==> flow/design.v <==
`timescale 1ns / 1ps
module cordic_sin(
    I_rst_n,         
    I_clk,           
    I_phase,         
    O_cos,           
    O_sin           
    );
    input wire I_rst_n;
    input wire I_clk;
    input wire [14 - 1: 0] I_phase;
    output reg [14 - 1: 0] O_cos ;
    output reg [14 - 1: 0] O_sin ;
    wire [14 - 1: 0] S_cos_0 = 14'd4477;
    wire [14 - 1: 0] S_sin_0 = 0;
    reg [14 - 1: 0] R_cos_1 ;
    reg [14 - 1: 0] R_sin_1 ;
    reg [14 - 1: 0] R_phs_1 ;
    reg [14 - 1: 0] R_cos_2 ;
    reg [14 - 1: 0] R_sin_2 ;
    reg [14 - 1: 0] R_phs_2 ;
    reg [14 - 1: 0] R_cos_3 ;
    reg [14 - 1: 0] R_sin_3 ;
    reg [14 - 1: 0] R_phs_3 ;
    reg [14 - 1: 0] R_cos_4 ;
    reg [14 - 1: 0] R_sin_4 ;
    reg [14 - 1: 0] R_phs_4 ;
    reg [14 - 1: 0] R_cos_5 ;
    reg [14 - 1: 0] R_sin_5 ;
    reg [14 - 1: 0] R_phs_5 ;
    reg [14 - 1: 0] R_cos_6 ;
    reg [14 - 1: 0] R_sin_6 ;
    reg [14 - 1: 0] R_phs_6 ;
    reg [14 - 1: 0] R_cos_7 ;
    reg [14 - 1: 0] R_sin_7 ;
    reg [14 - 1: 0] R_phs_7 ;
    reg [14 - 1: 0] R_cos_8 ;
    reg [14 - 1: 0] R_sin_8 ;
    reg [14 - 1: 0] R_phs_8 ;
    reg [14 - 1: 0] R_cos_9 ;
    reg [14 - 1: 0] R_sin_9 ;
    reg [14 - 1: 0] R_phs_9 ;
    reg [14 - 1: 0] R_cos_10 ;
    reg [14 - 1: 0] R_sin_10 ;
    reg [14 - 1: 0] R_phs_10 ;
    reg [14 - 1: 0] R_cos_11 ;
    reg [14 - 1: 0] R_sin_11 ;
    reg [14 - 1: 0] R_phs_11 ;
    reg [14 - 1: 0] R_cos_12 ;
    reg [14 - 1: 0] R_sin_12 ;
    reg [14 - 1: 0] R_phs_12 ;
    always@(posedge I_clk)
    begin
        if (I_rst_n == 1'b0) begin
            R_cos_1 <= 0;
            R_sin_1 <= 0;
            R_phs_1 <= 0;  
        end
        else begin
            if (I_phase[14 - 1] == 1'b0) begin
                R_cos_1 <= S_cos_0;
                R_sin_1 <= S_sin_0 + S_cos_0;
                R_phs_1 <= I_phase - 14'd1024;
            end
            else begin
                R_cos_1 <= S_cos_0;          
                R_sin_1 <= S_sin_0 - S_cos_0;          
                R_phs_1 <= I_phase + 14'd1024;
            end
        end
    end
    always@(posedge I_clk)                           
    begin                                            
        if (I_rst_n == 1'b0) begin                   
            R_cos_2 <= 0;                            
            R_sin_2 <= 0;                            
            R_phs_2 <= 0;                            
        end                                          
        else begin                                   
            if (R_phs_1[14 - 1] == 1'b0) begin
                R_cos_2 <= R_cos_1 - {R_sin_1[14-1],R_sin_1[14 - 1:1]};                
                R_sin_2 <= R_sin_1 + {R_cos_1[14-1],R_cos_1[14 - 1:1]};                   
                R_phs_2 <= R_phs_1 - 14'd605;        
            end                                      
            else begin                               
                R_cos_2 <= R_cos_1 + {R_sin_1[14-1],R_sin_1[14 - 1:1]};             
                R_sin_2 <= R_sin_1 - {R_cos_1[14-1],R_cos_1[14 - 1:1]};                   
                R_phs_2 <= R_phs_1 + 14'd605;        
            end                                      
        end                                          
    end
    always@(posedge I_clk)                                                           
    begin                                                                            
        if (I_rst_n == 1'b0) begin                                                   
            R_cos_3 <= 0;                                                            
            R_sin_3 <= 0;                                                            
            R_phs_3 <= 0;                                                            
        end                                                                          
        else begin                                                                   
            if (R_phs_2[14 - 1] == 1'b0) begin                                
                R_cos_3 <= R_cos_2 - {R_sin_2[14-1],R_sin_2[14-1],R_sin_2[14 - 1:2]};
                R_sin_3 <= R_sin_2 + {R_cos_2[14-1],R_cos_2[14-1],R_cos_2[14 - 1:2]};
                R_phs_3 <= R_phs_2 - 14'd319;                                        
            end                                                                      
            else begin                                                               
                R_cos_3 <= R_cos_2 + {R_sin_2[14-1],R_sin_2[14-1],R_sin_2[14 - 1:2]};
                R_sin_3 <= R_sin_2 - {R_cos_2[14-1],R_cos_2[14-1],R_cos_2[14 - 1:2]};
                R_phs_3 <= R_phs_2 + 14'd319;                                        
            end                                                                      
        end                                                                          
    end
    always@(posedge I_clk)                                                                                
    begin                                                                                                 
        if (I_rst_n == 1'b0) begin                                                                        
            R_cos_4 <= 0;                                                                                 
            R_sin_4 <= 0;                                                                                 
            R_phs_4 <= 0;                                                                                 
        end                                                                                               
        else begin                                                                                        
            if (R_phs_3[14 - 1] == 1'b0) begin                                                     
                R_cos_4 <= R_cos_3 - {R_sin_3[14-1],R_sin_3[14-1],R_sin_3[14-1],R_sin_3[14 - 1:3]};
                R_sin_4 <= R_sin_3 + {R_cos_3[14-1],R_cos_3[14-1],R_cos_3[14-1],R_cos_3[14 - 1:3]};
                R_phs_4 <= R_phs_3 - 14'd162;                                                             
            end                                                                                           
            else begin                                                                                    
                R_cos_4 <= R_cos_3 + {R_sin_3[14-1],R_sin_3[14-1],R_sin_3[14-1],R_sin_3[14 - 1:3]};
                R_sin_4 <= R_sin_3 - {R_cos_3[14-1],R_cos_3[14-1],R_cos_3[14-1],R_cos_3[14 - 1:3]};
                R_phs_4 <= R_phs_3 + 14'd162;                                                             
            end                                                                                           
        end                                                                                               
    end
    always@(posedge I_clk)                                                                                                     
    begin                                                                                                                      
        if (I_rst_n == 1'b0) begin                                                                                             
            R_cos_5 <= 0;                                                                                                      
            R_sin_5 <= 0;                                                                                                      
            R_phs_5 <= 0;                                                                                                      
        end                                                                                                                    
        else begin                                                                                                             
            if (R_phs_4[14 - 1] == 1'b0) begin                                                                          
                R_cos_5 <= R_cos_4 - {R_sin_4[14-1],R_sin_4[14-1],R_sin_4[14-1],R_sin_4[14-1],R_sin_4[14 - 1:4]};
                R_sin_5 <= R_sin_4 + {R_cos_4[14-1],R_cos_4[14-1],R_cos_4[14-1],R_cos_4[14-1],R_cos_4[14 - 1:4]};
                R_phs_5 <= R_phs_4 - 14'd81;                                                                                  
            end                                                                                                                
            else begin                                                                                                         
                R_cos_5 <= R_cos_4 + {R_sin_4[14-1],R_sin_4[14-1],R_sin_4[14-1],R_sin_4[14-1],R_sin_4[14 - 1:4]};
                R_sin_5 <= R_sin_4 - {R_cos_4[14-1],R_cos_4[14-1],R_cos_4[14-1],R_cos_4[14-1],R_cos_4[14 - 1:4]};
                R_phs_5 <= R_phs_4 + 14'd81;                                                                                  
            end                                                                                                                
        end                                                                                                                    
    end
    always@(posedge I_clk)                                                                                                                          
    begin                                                                                                                                           
        if (I_rst_n == 1'b0) begin                                                                                                                  
            R_cos_6 <= 0;                                                                                                                           
            R_sin_6 <= 0;                                                                                                                           
            R_phs_6 <= 0;                                                                                                                           
        end                                                                                                                                         
        else begin                                                                                                                                  
            if (R_phs_5[14 - 1] == 1'b0) begin                                                                                               
                R_cos_6 <= R_cos_5 - {R_sin_5[14-1],R_sin_5[14-1],R_sin_5[14-1],R_sin_5[14-1],R_sin_5[14-1],R_sin_5[14 - 1:5]};
                R_sin_6 <= R_sin_5 + {R_cos_5[14-1],R_cos_5[14-1],R_cos_5[14-1],R_cos_5[14-1],R_cos_5[14-1],R_cos_5[14 - 1:5]};
                R_phs_6 <= R_phs_5 - 14'd41;                                                                                                       
            end                                                                                                                                     
            else begin                                                                                                                              
                R_cos_6 <= R_cos_5 + {R_sin_5[14-1],R_sin_5[14-1],R_sin_5[14-1],R_sin_5[14-1],R_sin_5[14-1],R_sin_5[14 - 1:5]};
                R_sin_6 <= R_sin_5 - {R_cos_5[14-1],R_cos_5[14-1],R_cos_5[14-1],R_cos_5[14-1],R_cos_5[14-1],R_cos_5[14 - 1:5]};
                R_phs_6 <= R_phs_5 + 14'd41;                                                                                                       
            end                                                                                                                                     
        end                                                                                                                                         
    end
    always@(posedge I_clk)                                                                                                                                                
    begin                                                                                                                                                                 
        if (I_rst_n == 1'b0) begin                                                                                                                                        
            R_cos_7 <= 0;                                                                                                                                                 
            R_sin_7 <= 0;                                                                                                                                                 
            R_phs_7 <= 0;                                                                                                                                                 
        end                                                                                                                                                               
        else begin                                                                                                                                                        
            if (R_phs_6[14 - 1] == 1'b0) begin                                                                                                                     
                R_cos_7 <= R_cos_6 - {R_sin_6[14-1],R_sin_6[14-1],R_sin_6[14-1],R_sin_6[14-1],R_sin_6[14-1],R_sin_6[14-1],R_sin_6[14 - 1:6]}; 
                R_sin_7 <= R_sin_6 + {R_cos_6[14-1],R_cos_6[14-1],R_cos_6[14-1],R_cos_6[14-1],R_cos_6[14-1],R_cos_6[14-1],R_cos_6[14 - 1:6]}; 
                R_phs_7 <= R_phs_6 - 14'd20;                                                                                                                             
            end                                                                                                                                                           
            else begin                                                                                                                                                    
                R_cos_7 <= R_cos_6 + {R_sin_6[14-1],R_sin_6[14-1],R_sin_6[14-1],R_sin_6[14-1],R_sin_6[14-1],R_sin_6[14-1],R_sin_6[14 - 1:6]}; 
                R_sin_7 <= R_sin_6 - {R_cos_6[14-1],R_cos_6[14-1],R_cos_6[14-1],R_cos_6[14-1],R_cos_6[14-1],R_cos_6[14-1],R_cos_6[14 - 1:6]}; 
                R_phs_7 <= R_phs_6 + 14'd20;                                                                                                                             
            end                                                                                                                                                           
        end                                                                                                                                                               
    end                                                                                                                                                                   
    always@(posedge I_clk)                                                                                                                                                                    
    begin                                                                                                                                                                                     
        if (I_rst_n == 1'b0) begin                                                                                                                                                            
            R_cos_8 <= 0;                                                                                                                                                                     
            R_sin_8 <= 0;                                                                                                                                                                     
            R_phs_8 <= 0;                                                                                                                                                                     
        end                                                                                                                                                                                   
        else begin                                                                                                                                                                            
            if (R_phs_7[14 - 1] == 1'b0) begin                                                                                                                                         
                R_cos_8 <= R_cos_7 - {R_sin_7[14-1],R_sin_7[14-1],R_sin_7[14-1],R_sin_7[14-1],R_sin_7[14-1],R_sin_7[14-1],R_sin_7[14-1],R_sin_7[14 - 1:7]};
                R_sin_8 <= R_sin_7 + {R_cos_7[14-1],R_cos_7[14-1],R_cos_7[14-1],R_cos_7[14-1],R_cos_7[14-1],R_cos_7[14-1],R_cos_7[14-1],R_cos_7[14 - 1:7]};
                R_phs_8 <= R_phs_7 - 14'd10;                                                                                                                                                 
            end                                                                                                                                                                               
            else begin                                                                                                                                                                        
                R_cos_8 <= R_cos_7 + {R_sin_7[14-1],R_sin_7[14-1],R_sin_7[14-1],R_sin_7[14-1],R_sin_7[14-1],R_sin_7[14-1],R_sin_7[14-1],R_sin_7[14 - 1:7]};
                R_sin_8 <= R_sin_7 - {R_cos_7[14-1],R_cos_7[14-1],R_cos_7[14-1],R_cos_7[14-1],R_cos_7[14-1],R_cos_7[14-1],R_cos_7[14-1],R_cos_7[14 - 1:7]};
                R_phs_8 <= R_phs_7 + 14'd10;                                                                                                                                                 
            end                                                                                                                                                                               
        end                                                                                                                                                                                   
    end 
    always@(posedge I_clk)                                                                                                                                                                                                     
    begin                                                                                                                                                                                                                      
        if (I_rst_n == 1'b0) begin                                                                                                                                                                                             
            R_cos_9 <= 0;                                                                                                                                                                                                      
            R_sin_9 <= 0;                                                                                                                                                                                                      
            R_phs_9 <= 0;                                                                                                                                                                                                      
        end                                                                                                                                                                                                                    
        else begin                                                                                                                                                                                                             
            if (R_phs_8[14 - 1] == 1'b0) begin                                                                                                                                                                          
                R_cos_9 <= R_cos_8 - {R_sin_8[14-1],R_sin_8[14-1],R_sin_8[14-1],R_sin_8[14-1],R_sin_8[14-1],R_sin_8[14-1],R_sin_8[14-1],R_sin_8[14-1],R_sin_8[14 - 1:8]};            
                R_sin_9 <= R_sin_8 + {R_cos_8[14-1],R_cos_8[14-1],R_cos_8[14-1],R_cos_8[14-1],R_cos_8[14-1],R_cos_8[14-1],R_cos_8[14-1],R_cos_8[14-1],R_cos_8[14 - 1:8]};            
                R_phs_9 <= R_phs_8 - 14'd5;                                                                                                                                                                                  
            end                                                                                                                                                                                                                
            else begin                                                                                                                                                                                                         
                R_cos_9 <= R_cos_8 + {R_sin_8[14-1],R_sin_8[14-1],R_sin_8[14-1],R_sin_8[14-1],R_sin_8[14-1],R_sin_8[14-1],R_sin_8[14-1],R_sin_8[14-1],R_sin_8[14 - 1:8]};             
                R_sin_9 <= R_sin_8 - {R_cos_8[14-1],R_cos_8[14-1],R_cos_8[14-1],R_cos_8[14-1],R_cos_8[14-1],R_cos_8[14-1],R_cos_8[14-1],R_cos_8[14-1],R_cos_8[14 - 1:8]};             
                R_phs_9 <= R_phs_8 + 14'd5;                                                                                                                                                                                  
            end                                                                                                                                                                                                                
        end                                                                                                                                                                                                                    
    end
    always@(posedge I_clk)                                                                                                                                                                                                                       
    begin                                                                                                                                                                                                                                        
        if (I_rst_n == 1'b0) begin                                                                                                                                                                                                               
            R_cos_10 <= 0;                                                                                                                                                                                                                        
            R_sin_10 <= 0;                                                                                                                                                                                                                        
            R_phs_10 <= 0;                                                                                                                                                                                                                        
        end                                                                                                                                                                                                                                      
        else begin                                                                                                                                                                                                                               
            if (R_phs_9[14 - 1] == 1'b0) begin                                                                                                                                                                                            
                R_cos_10 <= R_cos_9 - {R_sin_9[14-1],R_sin_9[14-1],R_sin_9[14-1],R_sin_9[14-1],R_sin_9[14-1],R_sin_9[14-1],R_sin_9[14-1],R_sin_9[14-1],R_sin_9[14-1],R_sin_9[14 - 1:9]};         
                R_sin_10 <= R_sin_9 + {R_cos_9[14-1],R_cos_9[14-1],R_cos_9[14-1],R_cos_9[14-1],R_cos_9[14-1],R_cos_9[14-1],R_cos_9[14-1],R_cos_9[14-1],R_cos_9[14-1],R_cos_9[14 - 1:9]};         
                R_phs_10 <= R_phs_9 - 14'd3;                                                                                                                                                                                                    
            end                                                                                                                                                                                                                                  
            else begin                                                                                                                                                                                                                           
                R_cos_10 <= R_cos_9 + {R_sin_9[14-1],R_sin_9[14-1],R_sin_9[14-1],R_sin_9[14-1],R_sin_9[14-1],R_sin_9[14-1],R_sin_9[14-1],R_sin_9[14-1],R_sin_9[14-1],R_sin_9[14 - 1:9]};          
                R_sin_10 <= R_sin_9 - {R_cos_9[14-1],R_cos_9[14-1],R_cos_9[14-1],R_cos_9[14-1],R_cos_9[14-1],R_cos_9[14-1],R_cos_9[14-1],R_cos_9[14-1],R_cos_9[14-1],R_cos_9[14 - 1:9]};          
                R_phs_10 <= R_phs_9 + 14'd3;                                                                                                                                                                                                    
            end                                                                                                                                                                                                                                  
        end                                                                                                                                                                                                                                      
    end                                                                                                                                                                                                                                                        
    always@(posedge I_clk)                                                                                                                                                                                                                                     
    begin                                                                                                                                                                                                                                                      
        if (I_rst_n == 1'b0) begin                                                                                                                                                                                                                             
            R_cos_11 <= 0;                                                                                                                                                                                                                                     
            R_sin_11 <= 0;                                                                                                                                                                                                                                     
            R_phs_11 <= 0;                                                                                                                                                                                                                                     
        end                                                                                                                                                                                                                                                    
        else begin                                                                                                                                                                                                                                             
            if (R_phs_10[14 - 1] == 1'b0) begin                                                                                                                                                                                                          
                R_cos_11 <= R_cos_10 - {R_sin_10[14-1],R_sin_10[14-1],R_sin_10[14-1],R_sin_10[14-1],R_sin_10[14-1],R_sin_10[14-1],R_sin_10[14-1],R_sin_10[14-1],R_sin_10[14-1],R_sin_10[14-1],R_sin_10[14 - 1:10]}; 
                R_sin_11 <= R_sin_10 + {R_cos_10[14-1],R_cos_10[14-1],R_cos_10[14-1],R_cos_10[14-1],R_cos_10[14-1],R_cos_10[14-1],R_cos_10[14-1],R_cos_10[14-1],R_cos_10[14-1],R_cos_10[14-1],R_cos_10[14 - 1:10]}; 
                R_phs_11 <= R_phs_10 - 14'd1;                                                                                                                                                                                                                
            end                                                                                                                                                                                                                                                
            else begin                                                                                                                                                                                                                                         
                R_cos_11 <= R_cos_10 + {R_sin_10[14-1],R_sin_10[14-1],R_sin_10[14-1],R_sin_10[14-1],R_sin_10[14-1],R_sin_10[14-1],R_sin_10[14-1],R_sin_10[14-1],R_sin_10[14-1],R_sin_10[14-1],R_sin_10[14 - 1:10]};
                R_sin_11 <= R_sin_10 - {R_cos_10[14-1],R_cos_10[14-1],R_cos_10[14-1],R_cos_10[14-1],R_cos_10[14-1],R_cos_10[14-1],R_cos_10[14-1],R_cos_10[14-1],R_cos_10[14-1],R_cos_10[14-1],R_cos_10[14 - 1:10]};
                R_phs_11 <= R_phs_10 + 14'd1;                                                                                                                                                                                                                
            end                                                                                                                                                                                                                                                
        end                                                                                                                                                                                                                                                    
    end                                                                                                                                                                                                                                                                                                                                                          
    always@(posedge I_clk)                                                                                                                                                                                                                                     
    begin                                                                                                                                                                                                                                                      
        if (I_rst_n == 1'b0) begin                                                                                                                                                                                                                             
            R_cos_12 <= 0;                                                                                                                                                                                                                                     
            R_sin_12 <= 0;                                                                                                                                                                                                                                     
            R_phs_12 <= 0;                                                                                                                                                                                                                                     
        end                                                                                                                                                                                                                                                    
        else begin                                                                                                                                                                                                                                             
            if (R_phs_11[14 - 1] == 1'b0) begin                                                                                                                                                                                                          
                R_cos_12 <= R_cos_11 - {R_sin_11[14-1],R_sin_11[14-1],R_sin_11[14-1],R_sin_11[14-1],R_sin_11[14-1],R_sin_11[14-1],R_sin_11[14-1],R_sin_11[14-1],R_sin_11[14-1],R_sin_11[14-1],R_sin_11[14-1],R_sin_11[14 - 1:11]}; 
                R_sin_12 <= R_sin_11 + {R_cos_11[14-1],R_cos_11[14-1],R_cos_11[14-1],R_cos_11[14-1],R_cos_11[14-1],R_cos_11[14-1],R_cos_11[14-1],R_cos_11[14-1],R_cos_11[14-1],R_cos_11[14-1],R_cos_11[14-1],R_cos_11[14 - 1:11]}; 
                R_phs_12 <= R_phs_11 - 14'd1;                                                                                                                                                                                                                
            end                                                                                                                                                                                                                                                
            else begin                                                                                                                                                                                                                                         
                R_cos_12 <= R_cos_11 + {R_sin_11[14-1],R_sin_11[14-1],R_sin_11[14-1],R_sin_11[14-1],R_sin_11[14-1],R_sin_11[14-1],R_sin_11[14-1],R_sin_11[14-1],R_sin_11[14-1],R_sin_11[14-1],R_sin_11[14-1],R_sin_11[14 - 1:11]};
                R_sin_12 <= R_sin_11 - {R_cos_11[14-1],R_cos_11[14-1],R_cos_11[14-1],R_cos_11[14-1],R_cos_11[14-1],R_cos_11[14-1],R_cos_11[14-1],R_cos_11[14-1],R_cos_11[14-1],R_cos_11[14-1],R_cos_11[14-1],R_cos_11[14 - 1:11]};
                R_phs_12 <= R_phs_11 + 14'd1;                                                                                                                                                                                                                
            end                                                                                                                                                                                                                                                
        end                                                                                                                                                                                                                                                    
    end
    always@(posedge I_clk)                                                                                                                                                                                                                                     
    begin                                                                                                                                                                                                                                                      
        if (I_rst_n == 1'b0) begin                                                                                                                                                                                                                             
            O_cos <= 0;                                                                                                                                                                                                                                     
            O_sin <= 0;                                                                                                                                                                                                                                                                                                                                                                                                                                                                         
        end                                                                                                                                                                                                                                                    
        else begin                                                                                                                                                                                                                                             
            if (R_phs_12[14 - 1] == 1'b0) begin                                                                                                                                                                                                          
                O_cos <= R_cos_12 - {R_sin_12[14-1],R_sin_12[14-1],R_sin_12[14-1],R_sin_12[14-1],R_sin_12[14-1],R_sin_12[14-1],R_sin_12[14-1],R_sin_12[14-1],R_sin_12[14-1],R_sin_12[14-1],R_sin_12[14-1],R_sin_12[14-1],R_sin_12[14 - 1:12]}; 
                O_sin <= R_sin_12 + {R_cos_12[14-1],R_cos_12[14-1],R_cos_12[14-1],R_cos_12[14-1],R_cos_12[14-1],R_cos_12[14-1],R_cos_12[14-1],R_cos_12[14-1],R_cos_12[14-1],R_cos_12[14-1],R_cos_12[14-1],R_cos_12[14-1],R_cos_12[14 - 1:12]};                                                                                                                                                                                                             
            end                                                                                                                                                                                                                                                
            else begin                                                                                                                                                                                                                                         
                O_cos <= R_cos_12 + {R_sin_12[14-1],R_sin_12[14-1],R_sin_12[14-1],R_sin_12[14-1],R_sin_12[14-1],R_sin_12[14-1],R_sin_12[14-1],R_sin_12[14-1],R_sin_12[14-1],R_sin_12[14-1],R_sin_12[14-1],R_sin_12[14-1],R_sin_12[14 - 1:12]};
                O_sin <= R_sin_12 - {R_cos_12[14-1],R_cos_12[14-1],R_cos_12[14-1],R_cos_12[14-1],R_cos_12[14-1],R_cos_12[14-1],R_cos_12[14-1],R_cos_12[14-1],R_cos_12[14-1],R_cos_12[14-1],R_cos_12[14-1],R_cos_12[14-1],R_cos_12[14 - 1:12]};                                                                                                                                                                                                          
            end                                                                                                                                                                                                                                                
        end                                                                                                                                                                                                                                                    
    end
endmodule
`timescale 1ns / 1ps
module cordic_native(
    I_rst_n,                 
    I_clk,                   
    I_init_phase,            
    I_change_phase,           
    I_inc_phase,             
    O_cos,                   
    O_sin                    
    );
    input wire I_rst_n;
    input wire I_clk;
    input wire [14 - 1: 0] I_init_phase;
    input wire I_change_phase;
    input wire [14 - 1: 0] I_inc_phase;
    output reg [14 - 1: 0] O_cos;
    output reg [14 - 1: 0] O_sin;
    reg [14 - 1: 0] R_current_phase ;
    wire [14 - 1: 0] S_cos;
    wire [14 - 1: 0] S_sin;
    parameter DIR_FWD = 1'b0;
    parameter DIR_BAK = 1'b1;
    reg R_phase_dir ;
    reg R_cos_dir ;
    parameter MAX_PHASE = 14'd2047;
    parameter MIN_PHASE = -14'd2048;
    wire S_reach_top;  
    assign S_reach_top = (R_current_phase[14 - 1]==0)&&(R_current_phase + I_inc_phase > MAX_PHASE);
    wire S_reach_bottom;  
    assign S_reach_bottom = (R_current_phase[14 - 1]==1)&&(R_current_phase - I_inc_phase < MIN_PHASE);
    always@(posedge I_clk)
    begin
        if (I_rst_n == 0) R_phase_dir <= DIR_FWD;
        else begin
            if (R_phase_dir == DIR_FWD)
                if (S_reach_top) R_phase_dir <= DIR_BAK;
                else R_phase_dir <= DIR_FWD;
            else  
            begin
                if (S_reach_bottom) R_phase_dir <= DIR_FWD;
                else R_phase_dir <= DIR_BAK;
            end
        end
    end
    always @(posedge I_clk)
    begin
        if (I_rst_n == 0) R_current_phase <= I_init_phase;
        else if (I_change_phase == 1'b1) R_current_phase <= I_init_phase;
        else 
            case(R_phase_dir)
            DIR_FWD: if (S_reach_top) R_current_phase <= MAX_PHASE - (R_current_phase + I_inc_phase - MAX_PHASE);
                     else R_current_phase <= R_current_phase + I_inc_phase;
            DIR_BAK: if (S_reach_bottom) R_current_phase <= MIN_PHASE + (R_current_phase - I_inc_phase - MIN_PHASE);
                     else R_current_phase <= R_current_phase - I_inc_phase;
            endcase
    end 
    cordic_sin cordic_sin_inst(
       .I_rst_n(I_rst_n),         
       .I_clk(I_clk),           
       .I_phase(R_current_phase),         
       .O_cos(S_cos),           
       .O_sin(S_sin)           
       );
   reg [13-1:0] R_dir_delay ;
   always @(posedge I_clk)
   begin
       R_dir_delay[0] <= R_phase_dir;
       R_dir_delay[1] <= R_dir_delay[0];
       R_dir_delay[2] <= R_dir_delay[1];
       R_dir_delay[3] <= R_dir_delay[2];
       R_dir_delay[4] <= R_dir_delay[3];
       R_dir_delay[5] <= R_dir_delay[4];
       R_dir_delay[6] <= R_dir_delay[5];
       R_dir_delay[7] <= R_dir_delay[6];
       R_dir_delay[8] <= R_dir_delay[7];
       R_dir_delay[9] <= R_dir_delay[8];
       R_dir_delay[10] <= R_dir_delay[9];
       R_dir_delay[11] <= R_dir_delay[10];
       R_dir_delay[12] <= R_dir_delay[11];
       R_cos_dir <= R_dir_delay[12];
   end
   always @(posedge I_clk)
   begin
       O_sin <= S_sin;
       if (R_cos_dir == DIR_FWD) O_cos <= S_cos;
       else O_cos <= -S_cos;
   end
endmodule
Step by step through the tools: cordic_native
Tool output for the design above, in the order of the flow.
Line numbers count from 1 in the design file above.
{"block": "inputs", "top": "cordic_native", "clock": "I_clk", "cell_library": "sky130hd", "corner": "tt_025C_1v80"}

After elaboration
Counts by Yosys on the flattened word-level netlist (proc, flatten, opt, wreduce; memories kept). Register bits leave out memories and registers merged into their read ports (data or address); mux counts leave out enables and synchronous resets folded into registers. Print and check cells are left out. Cells with the same type and inputs are merged into one.
{"block": "op_classes", "n_addsub": 79, "n_cmp": 2, "muxes": 47, "bitwise": 2, "reduce_logical": 2}
{"block": "ops", "operator": "2-to-1 mux 14 bit", "n": 42}
{"block": "ops", "operator": "adder 14 bit", "n": 25}
{"block": "ops", "operator": "subtractor 14 bit", "n": 25}
{"block": "ops", "operator": "adder 14 x 1 -> 14 bit (second input constant)", "n": 2}
{"block": "ops", "operator": "subtractor 14 x 1 -> 14 bit (second input constant)", "n": 2}
{"block": "ops", "operator": "subtractor 14 x 11 -> 14 bit (second input constant)", "n": 2}
{"block": "ops", "operator": "parallel mux 14 bit (select 2 bit)", "n": 1}
{"block": "ops", "operator": "subtractor 11 x 14 -> 14 bit (first input constant)", "n": 1}
{"block": "ops", "operator": "adder 14 x 10 -> 14 bit (second input constant)", "n": 1}
{"block": "ops", "operator": "subtractor 14 x 10 -> 14 bit (second input constant)", "n": 1}
{"block": "ops", "operator": "adder 14 x 11 -> 14 bit (second input constant)", "n": 1}
{"block": "ops", "operator": "greater-than comparator 14 x 11 -> 1 bit (second input constant)", "n": 1}
{"block": "ops", "operator": "adder 14 bit (first input constant)", "n": 1}
{"block": "ops", "operator": "subtractor 14 bit (second input constant)", "n": 1}
{"block": "ops", "operator": "< comparator 14 bit (second input constant)", "n": 1}
{"block": "ops", "operator": "adder 14 x 2 -> 14 bit (second input constant)", "n": 1}
{"block": "ops", "operator": "subtractor 14 x 2 -> 14 bit (second input constant)", "n": 1}
{"block": "ops", "operator": "adder 14 x 3 -> 14 bit (second input constant)", "n": 1}
{"block": "ops", "operator": "subtractor 14 x 3 -> 14 bit (second input constant)", "n": 1}
{"block": "ops", "operator": "adder 14 x 4 -> 14 bit (second input constant)", "n": 1}
{"block": "ops", "operator": "subtractor 14 x 4 -> 14 bit (second input constant)", "n": 1}
{"block": "ops", "operator": "adder 14 x 5 -> 14 bit (second input constant)", "n": 1}
{"block": "ops", "operator": "subtractor 14 x 5 -> 14 bit (second input constant)", "n": 1}
{"block": "ops", "operator": "adder 14 x 6 -> 14 bit (second input constant)", "n": 1}
{"block": "ops", "operator": "subtractor 14 x 6 -> 14 bit (second input constant)", "n": 1}
{"block": "ops", "operator": "adder 14 x 7 -> 14 bit (second input constant)", "n": 1}
{"block": "ops", "operator": "subtractor 14 x 7 -> 14 bit (second input constant)", "n": 1}
{"block": "ops", "operator": "adder 14 x 8 -> 14 bit (second input constant)", "n": 1}
Other operator kinds: 8; their cells: 12.
{"block": "word_totals", "reg_bits": 589, "in_bits": 31, "out_inout_bits": 28, "wordCells": 176}

Longest topological paths
Yosys ltp: most cells in a row. Word level: on the elaborated netlist, between registers, memories and ports. Mapped: between sequential cells and ports; inverters and the memories' decode and read muxes count.
{"block": "logic_depth", "word_depth": 7, "ABC_AREA": 1, "depth_mapped": 21, "ltp_nobuf": 21}

After synthesis
Yosys stat after the flow's synthesis: flattened, memories mapped to cells. It holds for the ABC_AREA given above (unset counts as 0); a run with the other value may have another netlist.
{"block": "mapped", "mapped_cells": 5180, "mapped_area_mm2": 0.0374597, "seqArea_mm2": 0.0110306, "flip_flops": 551, "buf_cells": 86}
{"block": "types", "cell_type": "sky130_fd_sc_hd__dfxtp_1", "n": 551, "type_area_um2": 1.1E+04}
{"block": "types", "cell_type": "sky130_fd_sc_hd__ha_1", "n": 498, "type_area_um2": 6.23E+03}
{"block": "types", "cell_type": "sky130_fd_sc_hd__a21oi_1", "n": 806, "type_area_um2": 4.03E+03}
{"block": "types", "cell_type": "sky130_fd_sc_hd__nand2_1", "n": 856, "type_area_um2": 3.21E+03}
{"block": "types", "cell_type": "sky130_fd_sc_hd__o21ai_0", "n": 524, "type_area_um2": 2.62E+03}
{"block": "types", "cell_type": "sky130_fd_sc_hd__inv_1", "n": 693, "type_area_um2": 2.6E+03}
{"block": "types", "cell_type": "sky130_fd_sc_hd__nor2_1", "n": 334, "type_area_um2": 1.25E+03}
{"block": "types", "cell_type": "sky130_fd_sc_hd__xor2_1", "n": 113, "type_area_um2": 989.699}
{"block": "types", "cell_type": "sky130_fd_sc_hd__nand3_1", "n": 191, "type_area_um2": 955.917}
{"block": "types", "cell_type": "sky130_fd_sc_hd__fa_1", "n": 39, "type_area_um2": 780.749}
{"block": "types", "cell_type": "sky130_fd_sc_hd__nor3_1", "n": 87, "type_area_um2": 435.418}
{"block": "types", "cell_type": "sky130_fd_sc_hd__o21bai_1", "n": 50, "type_area_um2": 375.36}
{"block": "types", "cell_type": "sky130_fd_sc_hd__nand4_1", "n": 52, "type_area_um2": 325.312}
{"block": "types", "cell_type": "sky130_fd_sc_hd__o21a_1", "n": 41, "type_area_um2": 307.795}
{"block": "types", "cell_type": "sky130_fd_sc_hd__xnor2_1", "n": 34, "type_area_um2": 297.786}
{"block": "types", "cell_type": "sky130_fd_sc_hd__clkbuf_1", "n": 72, "type_area_um2": 270.259}
{"block": "types", "cell_type": "sky130_fd_sc_hd__a21o_1", "n": 31, "type_area_um2": 232.723}
{"block": "types", "cell_type": "sky130_fd_sc_hd__a31oi_1", "n": 27, "type_area_um2": 168.912}
Not listed: further types 34, cells in them 181.

Path before layout
Source: OpenSTA report_checks on the synthesized netlist (no wires, ideal clock, input and output delay 20% of the period each), path of least setup slack; recovery checks are left aside. Register names are those of the netlist, which keeps one name where synthesis merged equal registers.
{"block": "synth_timing", "kind": "input -> register", "from": "input port I_inc_phase[0]", "to": "register R_current_phase[12]", "tclk_ps": 5000, "in_delay_ps": 1000, "setup_time_ps": 112, "launch_ps": 1000, "t_arrival_ps": 2969, "required_ps": 4888, "setup_slack_ps": 1919, "path_delay_ps": 2081, "stages": 18, "path_buffers": 0, "synth_period_reached_ps": 3081}
"path_delay_ps" is the arrival time less input delay plus setup time.
"stages": output pins that drive a net of the path, with the launching flip-flop's if there is one; two outputs of one cell count as two.
"synth_period_reached_ps" = period - worst setup slack (recovery checks aside). The figure is calculated, with input and output delays left at 20% of the set period.
Between the ends stands the longest chain of elaborated cells between them, by number of cells; it is not shown to be the way that was timed. Of several equally long chains one is given.
A line is the first line of the expression or statement that the cell stems from. Yosys adds cells for indexed reads and writes and turns some case tables into memories.
A register here has more assigning lines than the two given.
{"block": "synth_between", "path_cell_list": "sky130_fd_sc_hd__ha_1 sky130_fd_sc_hd__inv_1 sky130_fd_sc_hd__fa_1 sky130_fd_sc_hd__inv_1 sky130_fd_sc_hd__ha_1 sky130_fd_sc_hd__inv_1 sky130_fd_sc_hd__nor2_1 sky130_fd_sc_hd__nand3_1 sky130_fd_sc_hd__nor2_1 sky130_fd_sc_hd__nand2_1 sky130_fd_sc_hd__nor2_2 sky130_fd_sc_hd__nand3_2 sky130_fd_sc_hd__nor2_1 sky130_fd_sc_hd__nand2_1 sky130_fd_sc_hd__nand2_1 sky130_fd_sc_hd__nand3_1 sky130_fd_sc_hd__nand2_1 sky130_fd_sc_hd__nand2_1", "elab_chain_len": 7, "cells_between": 15, "classes_between": "add/sub (6); compare (2); mux (5); reduce/logical (2)"}
{"block": "synth_rtl", "item": "start, declared", "line": 324, "text": "input wire [14 - 1: 0] I_inc_phase;"}
{"block": "synth_rtl", "item": "subtractor 14 bit (2 in a row)", "line": 362, "text": "DIR_BAK: if (S_reach_bottom) R_current_phase <= MIN_PHASE + (R_current_phase - I_inc_phase - MIN_PHASE);"}
{"block": "synth_rtl", "item": "adder 14 bit", "line": 362}
{"block": "synth_rtl", "item": "2-to-1 mux 14 bit", "line": 362}
{"block": "synth_rtl", "item": "parallel mux 14 bit (select 2 bit)", "line": 359, "text": "case(R_phase_dir)"}
{"block": "synth_rtl", "item": "2-to-1 mux 14 bit", "line": 357, "text": "else if (I_change_phase == 1'b1) R_current_phase <= I_init_phase;"}
{"block": "synth_rtl", "item": "2-to-1 mux 14 bit", "line": 356, "text": "if (I_rst_n == 0) R_current_phase <= I_init_phase;"}
{"block": "synth_rtl", "item": "end, assigned", "line": 356}
{"block": "synth_rtl", "item": "end, assigned", "line": 357}
{"block": "synth_rtl", "item": "end, declared", "line": 327, "text": "reg [14 - 1: 0] R_current_phase ;"}

Path in the finished layout
Path of least setup slack in the final report of run A (OpenROAD, finished layout, wires in). Where an end is a register, its clock arrival counts in the times.
The report prints the path's times to 10 ps; the period is as set.
{"block": "layout_timing", "kind": "register -> register", "from": "register cordic_sin_inst.R_phs_5[13]", "to": "register cordic_sin_inst.R_sin_6[13]", "tclk_ps": 5000, "setup_time_ps": 140, "launch_ps": 660, "t_arrival_ps": 4210, "required_ps": 5510, "setup_slack_ps": 1300, "stages": 14, "path_buffers": 0}
Between the ends stands the longest chain of elaborated cells between them, by number of cells; it is not shown to be the way that was timed. Of several equally long chains one is given.
A register here has more assigning lines than the two given.
{"block": "layout_between", "path_cell_list": "sky130_fd_sc_hd__dfxtp_1 sky130_fd_sc_hd__clkinv_1 sky130_fd_sc_hd__o21ai_0 sky130_fd_sc_hd__xnor2_1 sky130_fd_sc_hd__inv_1 sky130_fd_sc_hd__ha_1 sky130_fd_sc_hd__a21oi_1 sky130_fd_sc_hd__o21ai_0 sky130_fd_sc_hd__a21oi_1 sky130_fd_sc_hd__inv_1 sky130_fd_sc_hd__a21oi_1 sky130_fd_sc_hd__o31ai_1 sky130_fd_sc_hd__xor2_1 sky130_fd_sc_hd__nor2_1", "elab_chain_len": 1, "cells_between": 1, "cone_lines": 1, "classes_between": "mux (1)"}
{"block": "layout_rtl", "item": "start, declared", "line": 30, "text": "reg [14 - 1: 0] R_phs_5 ;"}
{"block": "layout_rtl", "item": "start, assigned", "line": 143, "text": "R_phs_5 <= R_phs_4 - 14'd81;"}
{"block": "layout_rtl", "item": "start, assigned", "line": 148, "text": "R_phs_5 <= R_phs_4 + 14'd81;"}
{"block": "layout_rtl", "item": "2-to-1 mux 14 bit", "line": 160, "text": "if (R_phs_5[14 - 1] == 1'b0) begin"}
{"block": "layout_rtl", "item": "end, assigned", "line": 162, "text": "R_sin_6 <= R_sin_5 + {R_cos_5[14-1],R_cos_5[14-1],R_cos_5[14-1],R_cos_5[14-1],R_cos_5[14-1],R_cos_5[14 - 1:5]} ..."}
{"block": "layout_rtl", "item": "end, assigned", "line": 167, "text": "R_sin_6 <= R_sin_5 - {R_cos_5[14-1],R_cos_5[14-1],R_cos_5[14-1],R_cos_5[14-1],R_cos_5[14-1],R_cos_5[14 - 1:5]} ..."}
{"block": "layout_rtl", "item": "end, declared", "line": 32, "text": "reg [14 - 1: 0] R_sin_6 ;"}

Subject: flow runs of cordic_native

Hi,

cordic_native through Yosys and OpenROAD on sky130hd: 5 stored runs, unordered, with their settings and measured results. The constraints put input and output delay at 20% of the set period each and load the outputs with 0.01 pF.
"period_reached_ps" is the run's clock period less its worst setup slack. It is reckoned from that one timing run; input and output delays stay at 20% of the period that was set.
By "worst_path_time_ps" is meant the share of the clock period that the worst setup path is allowed (20% is reserved at inputs, 20% at outputs), minus its slack. Clock arrival times at its registers enter into it.
"worst_path_time_ps" is known to 10 ps.

Run A
==> flow/run.sh <==
#!/bin/bash
# the make line also repeats the synthesis and layout settings of config.mk as NAME=value (left out here)
make -C /OpenROAD-flow-scripts/flow DESIGN_CONFIG=/design/flow/config.mk WORK_HOME=/design/flow/orfs CLKGATE_MAP_FILE= finish
==> flow/config.mk <==
export PLATFORM = sky130hd
export DESIGN_NAME = cordic_native
export DESIGN_NICKNAME = cordic_native
export VERILOG_FILES = /design/flow/design.v
export SDC_FILE = /design/flow/constraint.sdc
export NUM_CORES = 4
export LEC_CHECK = 0
export ABC_AREA = 1
export CAP_MARGIN = 20
export CELL_PAD_IN_SITES_DETAIL_PLACEMENT = 1
export CELL_PAD_IN_SITES_GLOBAL_PLACEMENT = 3
export CORE_ASPECT_RATIO = 0.91
export CORE_MARGIN = 3
export CORE_UTILIZATION = 23
export GPL_ROUTABILITY_DRIVEN = 0
export MAX_ROUTING_LAYER = met4
export PLACE_DENSITY = 0.79
export SLEW_MARGIN = 25
export TNS_END_PERCENT = 50
==> flow/constraint.sdc <==
create_clock -name core_clock -period 5.0 [get_ports {I_clk}]
set_input_delay 1.0000 -clock core_clock [delete_from_list [all_inputs] [get_ports {I_clk}]]
set_output_delay 1.0000 -clock core_clock [all_outputs]
set_load 0.01 [all_outputs]

==> results of run A, as JSON <==
{
  "holdWs_ps": 321,
  "worst_path_time_ps": 3700,
  "critical_path_type": "register -> register",
  "setupTns_ps": 0,
  "cell_area_final_mm2": 0.0431877,
  "synthesis_area_mm2": 0.0374597,
  "total_die_area_mm2": 0.167752,
  "setup_ws_ps": 1296,
  "period_reached_ps": 3704,
  "post_route_util_frac": 0.268
}

Run B
==> flow/run.sh <==
#!/bin/bash
# the make line also repeats the synthesis and layout settings of config.mk as NAME=value (left out here)
make -C /OpenROAD-flow-scripts/flow DESIGN_CONFIG=/design/flow/config.mk WORK_HOME=/design/flow/orfs CLKGATE_MAP_FILE= finish
==> flow/config.mk <==
export PLATFORM = sky130hd
export DESIGN_NAME = cordic_native
export DESIGN_NICKNAME = cordic_native
export VERILOG_FILES = /design/flow/design.v
export SDC_FILE = /design/flow/constraint.sdc
export NUM_CORES = 4
export LEC_CHECK = 0
export CAP_MARGIN = 25
export CELL_PAD_IN_SITES_GLOBAL_PLACEMENT = 3
export CORE_MARGIN = 7
export CORE_UTILIZATION = 69
export CTS_CLUSTER_DIAMETER = 236
export CTS_CLUSTER_SIZE = 43
export HOLD_SLACK_MARGIN = 0.16
export MAX_ROUTING_LAYER = met4
export MIN_ROUTING_LAYER = met2
export PLACE_DENSITY_LB_ADDON = 0.15
export SLEW_MARGIN = 25
export TNS_END_PERCENT = 55
==> flow/constraint.sdc <==
create_clock -name core_clock -period 3.95 [get_ports {I_clk}]
set_input_delay 0.7900 -clock core_clock [delete_from_list [all_inputs] [get_ports {I_clk}]]
set_output_delay 0.7900 -clock core_clock [all_outputs]
set_load 0.01 [all_outputs]

==> results of run B, as JSON <==
{
  "outcome": "no results, placement failed with FLW-0024"
}

Run C
==> flow/run.sh <==
#!/bin/bash
# the make line also repeats the synthesis and layout settings of config.mk as NAME=value (left out here)
make -C /OpenROAD-flow-scripts/flow DESIGN_CONFIG=/design/flow/config.mk WORK_HOME=/design/flow/orfs CLKGATE_MAP_FILE= finish
==> flow/config.mk <==
export PLATFORM = sky130hd
export DESIGN_NAME = cordic_native
export DESIGN_NICKNAME = cordic_native
export VERILOG_FILES = /design/flow/design.v
export SDC_FILE = /design/flow/constraint.sdc
export NUM_CORES = 4
export LEC_CHECK = 0
export CAP_MARGIN = 20
export CELL_PAD_IN_SITES_DETAIL_PLACEMENT = 1
export CELL_PAD_IN_SITES_GLOBAL_PLACEMENT = 2
export CORE_ASPECT_RATIO = 1.21
export CORE_MARGIN = 3
export CORE_UTILIZATION = 63
export CTS_CLUSTER_DIAMETER = 68
export GPL_ROUTABILITY_DRIVEN = 0
export GPL_TIMING_DRIVEN = 0
export MAX_ROUTING_LAYER = met5
export PLACE_DENSITY_LB_ADDON = 0.08
export SETUP_SLACK_MARGIN = -0.13
export SLEW_MARGIN = 35
==> flow/constraint.sdc <==
create_clock -name core_clock -period 3.33 [get_ports {I_clk}]
set_input_delay 0.6660 -clock core_clock [delete_from_list [all_inputs] [get_ports {I_clk}]]
set_output_delay 0.6660 -clock core_clock [all_outputs]
set_load 0.01 [all_outputs]

==> results of run C, as JSON <==
{
  "outcome": "no results, placement failed with FLW-0024"
}

Run D
==> flow/run.sh <==
#!/bin/bash
# the make line also repeats the synthesis and layout settings of config.mk as NAME=value (left out here)
make -C /OpenROAD-flow-scripts/flow DESIGN_CONFIG=/design/flow/config.mk WORK_HOME=/design/flow/orfs CLKGATE_MAP_FILE= finish
==> flow/config.mk <==
export PLATFORM = sky130hd
export DESIGN_NAME = cordic_native
export DESIGN_NICKNAME = cordic_native
export VERILOG_FILES = /design/flow/design.v
export SDC_FILE = /design/flow/constraint.sdc
export NUM_CORES = 4
export LEC_CHECK = 0
export CAP_MARGIN = 25
export CELL_PAD_IN_SITES_GLOBAL_PLACEMENT = 1
export CORE_MARGIN = 7
export CORE_UTILIZATION = 69
export CTS_CLUSTER_DIAMETER = 236
export CTS_CLUSTER_SIZE = 43
export HOLD_SLACK_MARGIN = 0.16
export MAX_ROUTING_LAYER = met4
export MIN_ROUTING_LAYER = met1
export PLACE_DENSITY_LB_ADDON = 0.15
export SLEW_MARGIN = 25
export TNS_END_PERCENT = 50
==> flow/constraint.sdc <==
create_clock -name core_clock -period 3.95 [get_ports {I_clk}]
set_input_delay 0.7900 -clock core_clock [delete_from_list [all_inputs] [get_ports {I_clk}]]
set_output_delay 0.7900 -clock core_clock [all_outputs]
set_load 0.01 [all_outputs]

==> results of run D, as JSON <==
{
  "outcome": "no results, placement failed with FLW-0024"
}

Run E
==> flow/run.sh <==
#!/bin/bash
# the make line also repeats the synthesis and layout settings of config.mk as NAME=value (left out here)
make -C /OpenROAD-flow-scripts/flow DESIGN_CONFIG=/design/flow/config.mk WORK_HOME=/design/flow/orfs CLKGATE_MAP_FILE= finish
==> flow/config.mk <==
export PLATFORM = sky130hd
export DESIGN_NAME = cordic_native
export DESIGN_NICKNAME = cordic_native
export VERILOG_FILES = /design/flow/design.v
export SDC_FILE = /design/flow/constraint.sdc
export NUM_CORES = 4
export LEC_CHECK = 0
export CAP_MARGIN = 20
export CORE_MARGIN = 2
export CORE_UTILIZATION = 40
export SLEW_MARGIN = 20
==> flow/constraint.sdc <==
create_clock -name core_clock -period 2.6 [get_ports {I_clk}]
set_input_delay 0.5200 -clock core_clock [delete_from_list [all_inputs] [get_ports {I_clk}]]
set_output_delay 0.5200 -clock core_clock [all_outputs]
set_load 0.01 [all_outputs]

==> results of run E, as JSON <==
{
  "holdWs_ps": 296,
  "worst_path_time_ps": 2970,
  "critical_path_type": "register -> register",
  "setupTns_ps": -9686,
  "cell_area_final_mm2": 0.0521713,
  "synthesis_area_mm2": 0.0360946,
  "total_die_area_mm2": 0.0926563,
  "setup_ws_ps": -371,
  "period_reached_ps": 2971,
  "post_route_util_frac": 0.581
}

Regards
